==> flow/design.v <==
module MAC(
	clk,
	rst_n,
	in_valid,
	in_mode,
	in_act,
	in_wgt,
	out_act_idx,
	out_wgt_idx,
	out_idx,
    out_valid,
	out_data,
	out_finish
);
input clk, rst_n, in_valid, in_mode;
input [0:7][3:0] in_act;
input [0:8][3:0] in_wgt;
output logic [3:0] out_act_idx, out_wgt_idx, out_idx;
output logic out_valid, out_finish;
output logic [0:7][11:0] out_data;
logic cs, ns;
logic mode;
logic [3:0] cnt_reg, cnt, cnt_nxt;
logic [0:7][0:7][3:0] in;  
logic [0:9][0:9][3:0] act;  
logic [0:8][3:0] wgt;
logic [0:7][0:8][3:0] a;
logic [0:8][3:0] w;
logic [0:7][11:0] d;
logic [0:7][11:0] data;
logic [2:0] out_cnt;  
logic out_valid_nxt;
always @(*) begin
	case (cs)
	0: ns = (in_valid)? 1 : cs;
	1: ns = (out_finish)? 0 : cs;
	endcase
end
always @(posedge clk or negedge rst_n) begin
	if (~rst_n) begin
		cs <= 0;
	end else begin
		cs <= ns;
	end
end
always @(posedge clk or negedge rst_n) begin
	if (~rst_n) begin
		mode <= 0;
	end else if (in_valid) begin  
		mode <= in_mode;
	end	else begin  
		mode <= mode;
	end
end
assign out_act_idx = cnt;
assign out_wgt_idx = cnt + 1;
always @(*) begin
	if (in_valid) begin
		cnt_nxt = 0;
	end else if (cnt == 15) begin 
		cnt_nxt = 0;
	end else begin
		cnt_nxt = cnt + 1;
	end
end
always @(posedge clk or negedge rst_n) begin
	if (!rst_n) begin
		cnt <= 0;
		cnt_reg <= 0;
	end
	else begin
		cnt <= cnt_nxt;
		cnt_reg <= cnt;
	end
end
genvar i;
genvar j;
generate
	for (i = 0; i < 8; i = i + 1) begin  
		for (j = 0; j < 8; j = j + 1) begin  
			always @(posedge clk or negedge rst_n) begin
				if (~rst_n) begin
					in[i][j] <= 0;
				end else if (i == out_act_idx) begin  
					in[i][j] <= in_act[j];
				end else begin
					in[i][j] <= in[i][j];  
				end
			end
		end
	end
endgenerate
generate
	for(i = 0;i<10; i = i+1)begin
		assign act[0][i] = 0;
		assign act[9][i] = 0;
		assign act[i][0] = 0;
		assign act[i][9] = 0;
	end
	for (i = 1; i < 9; i = i + 1) begin
		for (j = 1; j < 9; j = j + 1) begin
			assign act[i][j] = in[i-1][j-1]; 
		end
	end
endgenerate
generate
	for (i = 0; i < 9; i = i + 1) begin  
		always @(posedge clk or negedge rst_n) begin  
			if (~rst_n) begin
				wgt[i] <= 0;
			end else begin
				wgt[i] <= in_wgt[i];
			end
		end
	end
endgenerate
always @(*) begin
	if (mode) begin  
		case (cnt - 2)  
		0:begin  
			for (integer n = 0; n < 8; n = n + 1) begin
				a[n][0] = act[0][n];
				a[n][1] = act[0][n + 1];
				a[n][2] = act[0][n + 2];
				a[n][3] = act[1][n];
				a[n][4] = act[1][n + 1];
				a[n][5] = act[1][n + 2];
				a[n][6] = act[2][n];
				a[n][7] = act[2][n + 1];
				a[n][8] = act[2][n + 2];
			end
		end
		1:begin  
			for (integer n = 0; n < 8; n = n + 1) begin
				a[n][0] = act[1][n];
				a[n][1] = act[1][n + 1];
				a[n][2] = act[1][n + 2];
				a[n][3] = act[2][n];
				a[n][4] = act[2][n + 1];
				a[n][5] = act[2][n + 2];
				a[n][6] = act[3][n];
				a[n][7] = act[3][n + 1];
				a[n][8] = act[3][n + 2];
			end
		end
		2:begin  
			for (integer n = 0; n < 8; n = n + 1) begin
				a[n][0] = act[2][n];
				a[n][1] = act[2][n + 1];
				a[n][2] = act[2][n + 2];
				a[n][3] = act[3][n];
				a[n][4] = act[3][n + 1];
				a[n][5] = act[3][n + 2];
				a[n][6] = act[4][n];
				a[n][7] = act[4][n + 1];
				a[n][8] = act[4][n + 2];
			end
		end
		3:begin  
			for (integer n = 0; n < 8; n = n + 1) begin
				a[n][0] = act[3][n];
				a[n][1] = act[3][n + 1];
				a[n][2] = act[3][n + 2];
				a[n][3] = act[4][n];
				a[n][4] = act[4][n + 1];
				a[n][5] = act[4][n + 2];
				a[n][6] = act[5][n];
				a[n][7] = act[5][n + 1];
				a[n][8] = act[5][n + 2];
			end
		end
		4:begin  
			for (integer n = 0; n < 8; n = n + 1) begin
				a[n][0] = act[4][n];
				a[n][1] = act[4][n + 1];
				a[n][2] = act[4][n + 2];
				a[n][3] = act[5][n];
				a[n][4] = act[5][n + 1];
				a[n][5] = act[5][n + 2];
				a[n][6] = act[6][n];
				a[n][7] = act[6][n + 1];
				a[n][8] = act[6][n + 2];
			end
		end
		5:begin  
			for (integer n = 0; n < 8; n = n + 1) begin
				a[n][0] = act[5][n];
				a[n][1] = act[5][n + 1];
				a[n][2] = act[5][n + 2];
				a[n][3] = act[6][n];
				a[n][4] = act[6][n + 1];
				a[n][5] = act[6][n + 2];
				a[n][6] = act[7][n];
				a[n][7] = act[7][n + 1];
				a[n][8] = act[7][n + 2];
			end
		end
		6:begin  
			for (integer n = 0; n < 8; n = n + 1) begin
				a[n][0] = act[6][n];
				a[n][1] = act[6][n + 1];
				a[n][2] = act[6][n + 2];
				a[n][3] = act[7][n];
				a[n][4] = act[7][n + 1];
				a[n][5] = act[7][n + 2];
				a[n][6] = act[8][n];
				a[n][7] = act[8][n + 1];
				a[n][8] = act[8][n + 2];
			end
		end
		7:begin  
			for (integer n = 0; n < 8; n = n + 1) begin
				a[n][0] = act[7][n];
				a[n][1] = act[7][n + 1];
				a[n][2] = act[7][n + 2];
				a[n][3] = act[8][n];
				a[n][4] = act[8][n + 1];
				a[n][5] = act[8][n + 2];
				a[n][6] = act[9][n];
				a[n][7] = act[9][n + 1];
				a[n][8] = act[9][n + 2];
			end
		end
		default:begin  
			for (integer n = 0; n < 8; n = n + 1) begin
				for (integer m = 0; m < 9; m = m + 1) begin
					a[n][m] = 0;
				end
			end
		end
		endcase
	end else begin  
		for (integer n = 0; n < 8; n = n + 1) begin
			for (integer m = 0; m < 9; m = m + 1) begin
				a[n][m] = act [n + 1][m + 1];
			end
		end
	end
end
generate
	for (i = 0; i < 9; i = i + 1) begin
		always @(*) begin
			w[i] = wgt[i];  
			if (~mode) begin  
				if (i == 8) begin
					w[i] = 0;
				end
			end
		end
	end
endgenerate
genvar n;
generate
	for (n = 0; n < 8; n = n + 1) begin  
		always @(*) begin
			data[n] =  a[n][0]*w[0] + a[n][1]*w[1] + a[n][2]*w[2] + a[n][3]*w[3] + a[n][4]*w[4] + a[n][5]*w[5] + a[n][6]*w[6] + a[n][7]*w[7] + a[n][8]*w[8];
		end
	end
endgenerate
generate
	for (i = 0; i < 8; i = i + 1) begin
		always @(posedge clk or negedge rst_n) begin
			if (~rst_n) begin  
				out_data[i] <= 0;
			end else begin  
				out_data[i] <= data[i];
			end
		end
	end
endgenerate
assign out_cnt = (mode)? (cnt - 2) : (cnt - 8);  
always @(*) begin
	out_valid_nxt = 0;
	if (in_valid) begin
		out_valid_nxt = 0;
	end else if (mode && cs) begin  
		out_valid_nxt = ((cnt >= 2) && (cnt <= 9));
	end else if (~mode && cs) begin  
		out_valid_nxt = ((cnt >= 8) && (cnt <= 15));
	end
end
always @(posedge clk or negedge rst_n) begin
	if (~rst_n) begin  
		out_valid <= 0;
	end else begin 
		out_valid <= out_valid_nxt;
	end 
end
always @(posedge clk or negedge rst_n) begin
	if (~rst_n) begin
		out_idx[2:0] <= 0;
	end else begin
		out_idx[2:0] <= out_cnt;  
	end
end
always @(posedge clk or negedge rst_n) begin
	if (~rst_n) begin
		out_idx[3] <= 0;
	end else begin
		out_idx[3] <= ~mode;  
	end
end
always @(posedge clk or negedge rst_n) begin
	if (~rst_n) begin
		out_finish <= 0;
	end else begin
		out_finish <= out_valid && (out_cnt == 7);  
	end
end
endmodule
* Step by step through the tools: MAC
What the tools print for MAC, step after step.
Lines are those of the file above, counted from 1.
A cell with - has no value.
- Design top :: MAC
- Clock port :: clk
- Cell library :: sky130hd
- Corner :: tt_025C_1v80

* After elaboration
Source: Yosys, flattened and elaborated, memories not mapped. Widths are those after wreduce; folded enables and synchronous resets count as part of the registers. Registers that Yosys merges into a memory's read port (data or address) are not register bits. Print and check cells do not count. Equal cells are merged and count once.
- Bits in registers :: 400
- Input port bits :: 72
- Output and inout bits :: 110
- Elaborated cells :: 359
- Add/subtract/negate cells :: 66
- Multiply operators :: 71
- $lt $le $gt $ge :: 4
- Eq/ne operators :: 16
- Mux-type cells :: 105
- Bitwise gates (word level) :: 2
- Reductions and logical operators :: 7
** Operators by type and width (number)
- multiplier 4 x 4 -> 8 bit :: 71
- parallel mux 4 bit (select 7 bit) :: 16
- adder 12 x 8 -> 12 bit :: 31
- 2-to-1 mux 4 bit :: 74
- parallel mux 4 bit (select 8 bit) :: 8
- == test 32 x 3 -> 1 bit with constant B :: 4
- adder 11 x 8 -> 12 bit :: 8
- adder 10 x 8 -> 11 bit :: 8
- adder 9 x 8 -> 10 bit :: 8
- adder 8 x 8 -> 9 bit :: 8
- == test 32 x 2 -> 1 bit with constant B :: 2
- == test 32 x 1 -> 1 bit with constant B :: 1
- logical NOT 32 bit :: 1
- == test 3 x 4 -> 1 bit with constant A :: 4
- == test 2 x 4 -> 1 bit with constant A :: 2
- less-or-equal comparator 4 bit with constant B :: 2
- logical AND 1 bit :: 5
- subtractor 4 x 2 -> 5 bit with constant B :: 1
- 2-to-1 mux 1 bit :: 5
- == test 1 x 4 -> 1 bit with constant A :: 1
- adder 4 x 1 -> 4 bit with constant B :: 1
- greater-or-equal comparator 4 x 2 -> 1 bit with constant B :: 1
- greater-or-equal comparator 4 bit with constant B :: 1
- == test 4 bit with constant B :: 1
- logical NOT 4 bit :: 1
- subtractor 3 x 1 -> 3 bit with constant B :: 1
- == test 3 bit with constant B :: 1
- 2-to-1 mux 3 bit :: 1
Other operator kinds: 2; their cells: 3.

* Depth
Depth = most cells in a row (Yosys ltp): at word level without a register or memory, in the mapped netlist without a sequential cell, where the memories' decode and read muxes count.
- Depth in word-level cells :: 13
- ABC_AREA :: 0
- Gate-level depth with buffers :: 35
- Mapped depth without buffers :: 29

* Mapped cells and area
Yosys stat after the flow's synthesis: flattened, memories mapped to cells. It holds for the ABC_AREA given above (unset counts as 0); a run with the other value may have another netlist.
** Cell types
- sky130_fd_sc_hd__fa_1 :: number 999, total area 2E+04 um2
- sky130_fd_sc_hd__dfrtp_1 :: number 400, total area 10009.6 um2
- sky130_fd_sc_hd__ha_1 :: number 594, total area 7.43E+03 um2
- sky130_fd_sc_hd__inv_1 :: number 1279, total area 4.8E+03 um2
- sky130_fd_sc_hd__mux2_2 :: number 256, total area 2.88E+03 um2
- sky130_fd_sc_hd__and3_1 :: number 310, total area 1939.36 um2
- sky130_fd_sc_hd__nor3b_1 :: number 256, total area 1.92E+03 um2
- sky130_fd_sc_hd__o21ai_0 :: number 279, total area 1.4E+03 um2
- sky130_fd_sc_hd__nand3_1 :: number 240, total area 1.2E+03 um2
- sky130_fd_sc_hd__nand2_1 :: number 283, total area 1.06E+03 um2
- sky130_fd_sc_hd__nor2_1 :: number 279, total area 1.05E+03 um2
- sky130_fd_sc_hd__a22oi_1 :: number 116, total area 870.835 um2
- sky130_fd_sc_hd__clkbuf_1 :: number 226, total area 848.314 um2
- sky130_fd_sc_hd__or2_2 :: number 115, total area 719.44 um2
- sky130_fd_sc_hd__or3b_2 :: number 64, total area 560.538 um2
- sky130_fd_sc_hd__buf_2 :: number 101, total area 505.485 um2
- sky130_fd_sc_hd__and2_1 :: number 70, total area 437.92 um2
- sky130_fd_sc_hd__a222oi_1 :: number 38, total area 380.365 um2
Other cell types: 53; their cells: 503.
- Standard cells after synthesis :: 6408
- Cell area after synthesis :: 62009.5 um2
- Sequential area :: 10009.6 um2
- Flip-flop cells :: 400
- Buffers :: 402

* Path before layout
OpenSTA on the mapped netlist: ideal clock, no wires. The path of least setup slack (recovery checks aside). Input and output delay are each 20% of the period. Register names are those of the netlist, which keeps one name where synthesis merged equal registers.
- Kind :: register to register
- Start point :: register cnt[1]
- End point :: register out_data
- Period :: 8.4 ns
- Setup time :: 0.104 ns
- Time at the first pin :: 0.000 ns
- Data arrival time :: 8.043 ns
- Required time :: 8.296 ns
- Slack :: 0.253 ns
- Delay of the path :: 8.147 ns
- Stages on the path :: 35
- Buffers on the path :: 6
- Period reached after synthesis :: 8.147 ns
"delay of the path" is the arrival time less input delay plus setup time.
"stages on the path": output pins that drive a net of the path, with the launching flip-flop's if there is one; two outputs of one cell count as two.
"period reached after synthesis" = period - worst setup slack (recovery checks aside). The figure is calculated, with input and output delays left at 20% of the set period.
An end named without its bit number is one bit of that signal or, where synthesis recoded a state register, one of its new flip-flops.
Between the ends stands the longest chain of elaborated cells between them, by number of cells; it is not shown to be the way that was timed. Of several equally long chains one is given.
A line is the first line of the expression or statement that the cell stems from. Yosys adds cells for indexed reads and writes and turns some case tables into memories.
- Cell sequence :: sky130_fd_sc_hd__dfrtp_1 -> sky130_fd_sc_hd__inv_1 -> sky130_fd_sc_hd__ha_1 -> sky130_fd_sc_hd__ha_1 -> sky130_fd_sc_hd__and3b_1 -> sky130_fd_sc_hd__buf_2 -> sky130_fd_sc_hd__and2_1 -> sky130_fd_sc_hd__buf_2 -> sky130_fd_sc_hd__buf_6 -> sky130_fd_sc_hd__buf_6 -> sky130_fd_sc_hd__buf_2 -> sky130_fd_sc_hd__a22oi_1 -> sky130_fd_sc_hd__and3_1 -> sky130_fd_sc_hd__buf_2 -> sky130_fd_sc_hd__o21ai_0 -> sky130_fd_sc_hd__fa_1 -> sky130_fd_sc_hd__inv_1 -> sky130_fd_sc_hd__fa_1 -> sky130_fd_sc_hd__inv_1 -> sky130_fd_sc_hd__fa_1 -> sky130_fd_sc_hd__fa_1 -> sky130_fd_sc_hd__inv_1 -> sky130_fd_sc_hd__fa_1 -> sky130_fd_sc_hd__fa_1 -> sky130_fd_sc_hd__fa_1 -> sky130_fd_sc_hd__inv_1 -> sky130_fd_sc_hd__ha_1 -> sky130_fd_sc_hd__ha_1 -> sky130_fd_sc_hd__inv_1 -> sky130_fd_sc_hd__fa_1 -> sky130_fd_sc_hd__nor2b_1 -> sky130_fd_sc_hd__o21ai_0 -> sky130_fd_sc_hd__a21oi_1 -> sky130_fd_sc_hd__o21ai_0 -> sky130_fd_sc_hd__a221oi_1
- Length of the longest elaborated chain :: 13
- Elaborated cells between the ends (all ways) :: 44
- Classes of those cells :: add/sub: 9; mul: 9; eq/ne: 7; mux: 18; reduce/logical: 1
** Ends and longest elaborated chain, after synthesis
- start: declaration :: line 23 : logic [3:0] cnt_reg, cnt, cnt_nxt;
- start: assignment :: line 68 : cnt <= 0;
- start: assignment :: line 72 : cnt <= cnt_nxt;
- subtractor 4 x 2 -> 5 bit :: line 119 : case (cnt - 2)
- == test 32 x 3 -> 1 bit :: line 119
- parallel mux 4 bit (select 7 bit) :: line 119
- 2-to-1 mux 4 bit :: line 118 : if (mode) begin
- multiplier 4 x 4 -> 8 bit :: line 256 : data[n] = a[n][0]*w[0] + a[n][1]*w[1] + a[n][2]*w[2] + a[n][3]*w[3] + a[n][4]*w[4] + a[n][5]*w[5] + a[n][6]*w[ ...
- adder 8 x 8 -> 9 bit :: line 256
- adder 9 x 8 -> 10 bit :: line 256
- adder 10 x 8 -> 11 bit :: line 256
- adder 11 x 8 -> 12 bit :: line 256
- adder 12 x 8 -> 12 bit x4 :: line 256
- end: assignment :: line 264 : out_data[i] <= 0;
- end: assignment :: line 266 : out_data[i] <= data[i];
- end: declaration :: line 20 : output logic [0:7][11:0] out_data;

* Path in the finished layout
From the final timing report of stored run 1: the path of least setup slack in the routed layout; clock arrival at registers is part of the times.
- Kind :: register to register
- Start point :: register cnt[1]
- End point :: register out_data
- Period :: 11.0 ns
- Setup time :: 0.09 ns
- Time at the first pin :: 0.71 ns
- Data arrival time :: 9.28 ns
- Required time :: 11.59 ns
- Slack :: 2.31 ns
- Stages on the path :: 27
- Buffers on the path :: 2
An end named without its bit number is one bit of that signal or, where synthesis recoded a state register, one of its new flip-flops.
Between the ends stands the longest chain of elaborated cells between them, by number of cells; it is not shown to be the way that was timed. Of several equally long chains one is given.
- Cell sequence :: sky130_fd_sc_hd__dfrtp_4 -> sky130_fd_sc_hd__inv_1 -> sky130_fd_sc_hd__ha_2 -> sky130_fd_sc_hd__and3b_2 -> sky130_fd_sc_hd__buf_8 -> sky130_fd_sc_hd__nand2_2 -> sky130_fd_sc_hd__o2111ai_1 -> sky130_fd_sc_hd__and3b_1 -> sky130_fd_sc_hd__buf_4 -> sky130_fd_sc_hd__or3b_2 -> sky130_fd_sc_hd__fa_1 -> sky130_fd_sc_hd__fa_1 -> sky130_fd_sc_hd__fa_1 -> sky130_fd_sc_hd__fa_1 -> sky130_fd_sc_hd__inv_1 -> sky130_fd_sc_hd__fa_1 -> sky130_fd_sc_hd__fa_1 -> sky130_fd_sc_hd__fa_1 -> sky130_fd_sc_hd__inv_1 -> sky130_fd_sc_hd__fa_1 -> sky130_fd_sc_hd__inv_1 -> sky130_fd_sc_hd__ha_1 -> sky130_fd_sc_hd__nor2b_1 -> sky130_fd_sc_hd__o21ai_0 -> sky130_fd_sc_hd__nand2b_1 -> sky130_fd_sc_hd__a311oi_2 -> sky130_fd_sc_hd__xnor2_1
- Length of the longest elaborated chain :: 13
- Elaborated cells between the ends (all ways) :: 44
- Classes of those cells :: add/sub: 9; mul: 9; eq/ne: 7; mux: 18; reduce/logical: 1
** Ends and longest elaborated chain, after layout
- start: declaration :: line 23 : logic [3:0] cnt_reg, cnt, cnt_nxt;
- start: assignment :: line 68 : cnt <= 0;
- start: assignment :: line 72 : cnt <= cnt_nxt;
- subtractor 4 x 2 -> 5 bit :: line 119 : case (cnt - 2)
- == test 32 x 3 -> 1 bit :: line 119
- parallel mux 4 bit (select 7 bit) :: line 119
- 2-to-1 mux 4 bit :: line 118 : if (mode) begin
- multiplier 4 x 4 -> 8 bit :: line 256 : data[n] = a[n][0]*w[0] + a[n][1]*w[1] + a[n][2]*w[2] + a[n][3]*w[3] + a[n][4]*w[4] + a[n][5]*w[5] + a[n][6]*w[ ...
- adder 8 x 8 -> 9 bit :: line 256
- adder 9 x 8 -> 10 bit :: line 256
- adder 10 x 8 -> 11 bit :: line 256
- adder 11 x 8 -> 12 bit :: line 256
- adder 12 x 8 -> 12 bit x4 :: line 256
- end: assignment :: line 264 : out_data[i] <= 0;
- end: assignment :: line 266 : out_data[i] <= data[i];
- end: declaration :: line 20 : output logic [0:7][11:0] out_data;

Ticket comment

Flow measurements of MAC on sky130hd: 3 stored runs with different settings, listed in no order. Input and output delays are each 20% of the period that was set; the output load is 0.01 pF.
"period achieved" is the run's clock period less its worst setup slack. It is reckoned from that one timing run; input and output delays stay at 20% of the period that was set.

* Stored run 1
** Files
==> flow/run.sh <==
#!/bin/bash
# the make line also repeats the synthesis and layout settings of config.mk as NAME=value (left out here)
make -C /OpenROAD-flow-scripts/flow DESIGN_CONFIG=/design/flow/config.mk WORK_HOME=/design/flow/orfs CLKGATE_MAP_FILE= finish
==> flow/config.mk <==
export PLATFORM = sky130hd
export DESIGN_NAME = MAC
export DESIGN_NICKNAME = MAC
export VERILOG_FILES = /design/flow/design.v
export SDC_FILE = /design/flow/constraint.sdc
export NUM_CORES = 4
export LEC_CHECK = 0
export CAP_MARGIN = 30
export CELL_PAD_IN_SITES_GLOBAL_PLACEMENT = 0
export CORE_ASPECT_RATIO = 0.73
export CORE_MARGIN = 9
export CORE_UTILIZATION = 20
export CTS_CLUSTER_DIAMETER = 324
export CTS_CLUSTER_SIZE = 11
export GPL_ROUTABILITY_DRIVEN = 0
export GPL_TIMING_DRIVEN = 1
export MAX_ROUTING_LAYER = met4
export PLACE_DENSITY_LB_ADDON = 0.1
export SETUP_SLACK_MARGIN = 2.13
export SLEW_MARGIN = 35
export TNS_END_PERCENT = 70
==> flow/constraint.sdc <==
create_clock -name core_clock -period 11.0 [get_ports {clk}]
set_input_delay 2.2000 -clock core_clock [delete_from_list [all_inputs] [get_ports {clk}]]
set_output_delay 2.2000 -clock core_clock [all_outputs]
set_load 0.01 [all_outputs]
** Results
- Period achieved :: 8.687 ns
- Utilization after layout :: 0.23
- Area of the die :: 330,663.0 um2
- Area of the standard cells in the finished layout :: 70,993.1 um2
- Area of the synthesized netlist :: 62,009.5 um2
- Worst setup slack after layout :: 2.313 ns

* Stored run 2
** Files
==> flow/run.sh <==
#!/bin/bash
# the make line also repeats the synthesis and layout settings of config.mk as NAME=value (left out here)
make -C /OpenROAD-flow-scripts/flow DESIGN_CONFIG=/design/flow/config.mk WORK_HOME=/design/flow/orfs CLKGATE_MAP_FILE= finish
==> flow/config.mk <==
export PLATFORM = sky130hd
export DESIGN_NAME = MAC
export DESIGN_NICKNAME = MAC
export VERILOG_FILES = /design/flow/design.v
export SDC_FILE = /design/flow/constraint.sdc
export NUM_CORES = 4
export LEC_CHECK = 0
export CAP_MARGIN = 30
export CELL_PAD_IN_SITES_GLOBAL_PLACEMENT = 0
export CORE_ASPECT_RATIO = 0.73
export CORE_MARGIN = 2
export CORE_UTILIZATION = 20
export CTS_CLUSTER_DIAMETER = 324
export CTS_CLUSTER_SIZE = 11
export GPL_ROUTABILITY_DRIVEN = 0
export GPL_TIMING_DRIVEN = 1
export PLACE_DENSITY_LB_ADDON = 0.1
export SETUP_SLACK_MARGIN = 2.13
export SLEW_MARGIN = 35
export TNS_END_PERCENT = 70
==> flow/constraint.sdc <==
create_clock -name core_clock -period 14.8 [get_ports {clk}]
set_input_delay 2.9600 -clock core_clock [delete_from_list [all_inputs] [get_ports {clk}]]
set_output_delay 2.9600 -clock core_clock [all_outputs]
set_load 0.01 [all_outputs]
** Results
- Area of the standard cells in the finished layout :: 69,540.4 um2
- Area of the synthesized netlist :: 62,009.5 um2
- Period achieved :: 10.903 ns
- Area of the die :: 314,571.0 um2
- Utilization after layout :: 0.226
- Worst setup slack after layout :: 3.897 ns

* Stored run 3
** Files
==> flow/run.sh <==
#!/bin/bash
# the make line also repeats the synthesis and layout settings of config.mk as NAME=value (left out here)
make -C /OpenROAD-flow-scripts/flow DESIGN_CONFIG=/design/flow/config.mk WORK_HOME=/design/flow/orfs CLKGATE_MAP_FILE= finish
==> flow/config.mk <==
export PLATFORM = sky130hd
export DESIGN_NAME = MAC
export DESIGN_NICKNAME = MAC
export VERILOG_FILES = /design/flow/design.v
export SDC_FILE = /design/flow/constraint.sdc
export NUM_CORES = 4
export LEC_CHECK = 0
export ABC_AREA = 1
export CAP_MARGIN = 20
export CELL_PAD_IN_SITES_GLOBAL_PLACEMENT = 2
export CORE_MARGIN = 5
export CORE_UTILIZATION = 22
export CTS_CLUSTER_DIAMETER = 196
export GPL_ROUTABILITY_DRIVEN = 0
export HOLD_SLACK_MARGIN = 0.19
export MIN_ROUTING_LAYER = met2
export PLACE_DENSITY_LB_ADDON = 0.08
export SLEW_MARGIN = 20
export TNS_END_PERCENT = 70
==> flow/constraint.sdc <==
create_clock -name core_clock -period 6.55 [get_ports {clk}]
set_input_delay 1.3100 -clock core_clock [delete_from_list [all_inputs] [get_ports {clk}]]
set_output_delay 1.3100 -clock core_clock [all_outputs]
set_load 0.01 [all_outputs]
** Results
- Area of the die :: 289,121.0 um2
- Area of the synthesized netlist :: 61,262.5 um2
- Utilization after layout :: 0.308
- Area of the standard cells in the finished layout :: 85,441.9 um2
- Period achieved :: 7.841 ns
- Worst setup slack after layout :: -1.291 ns
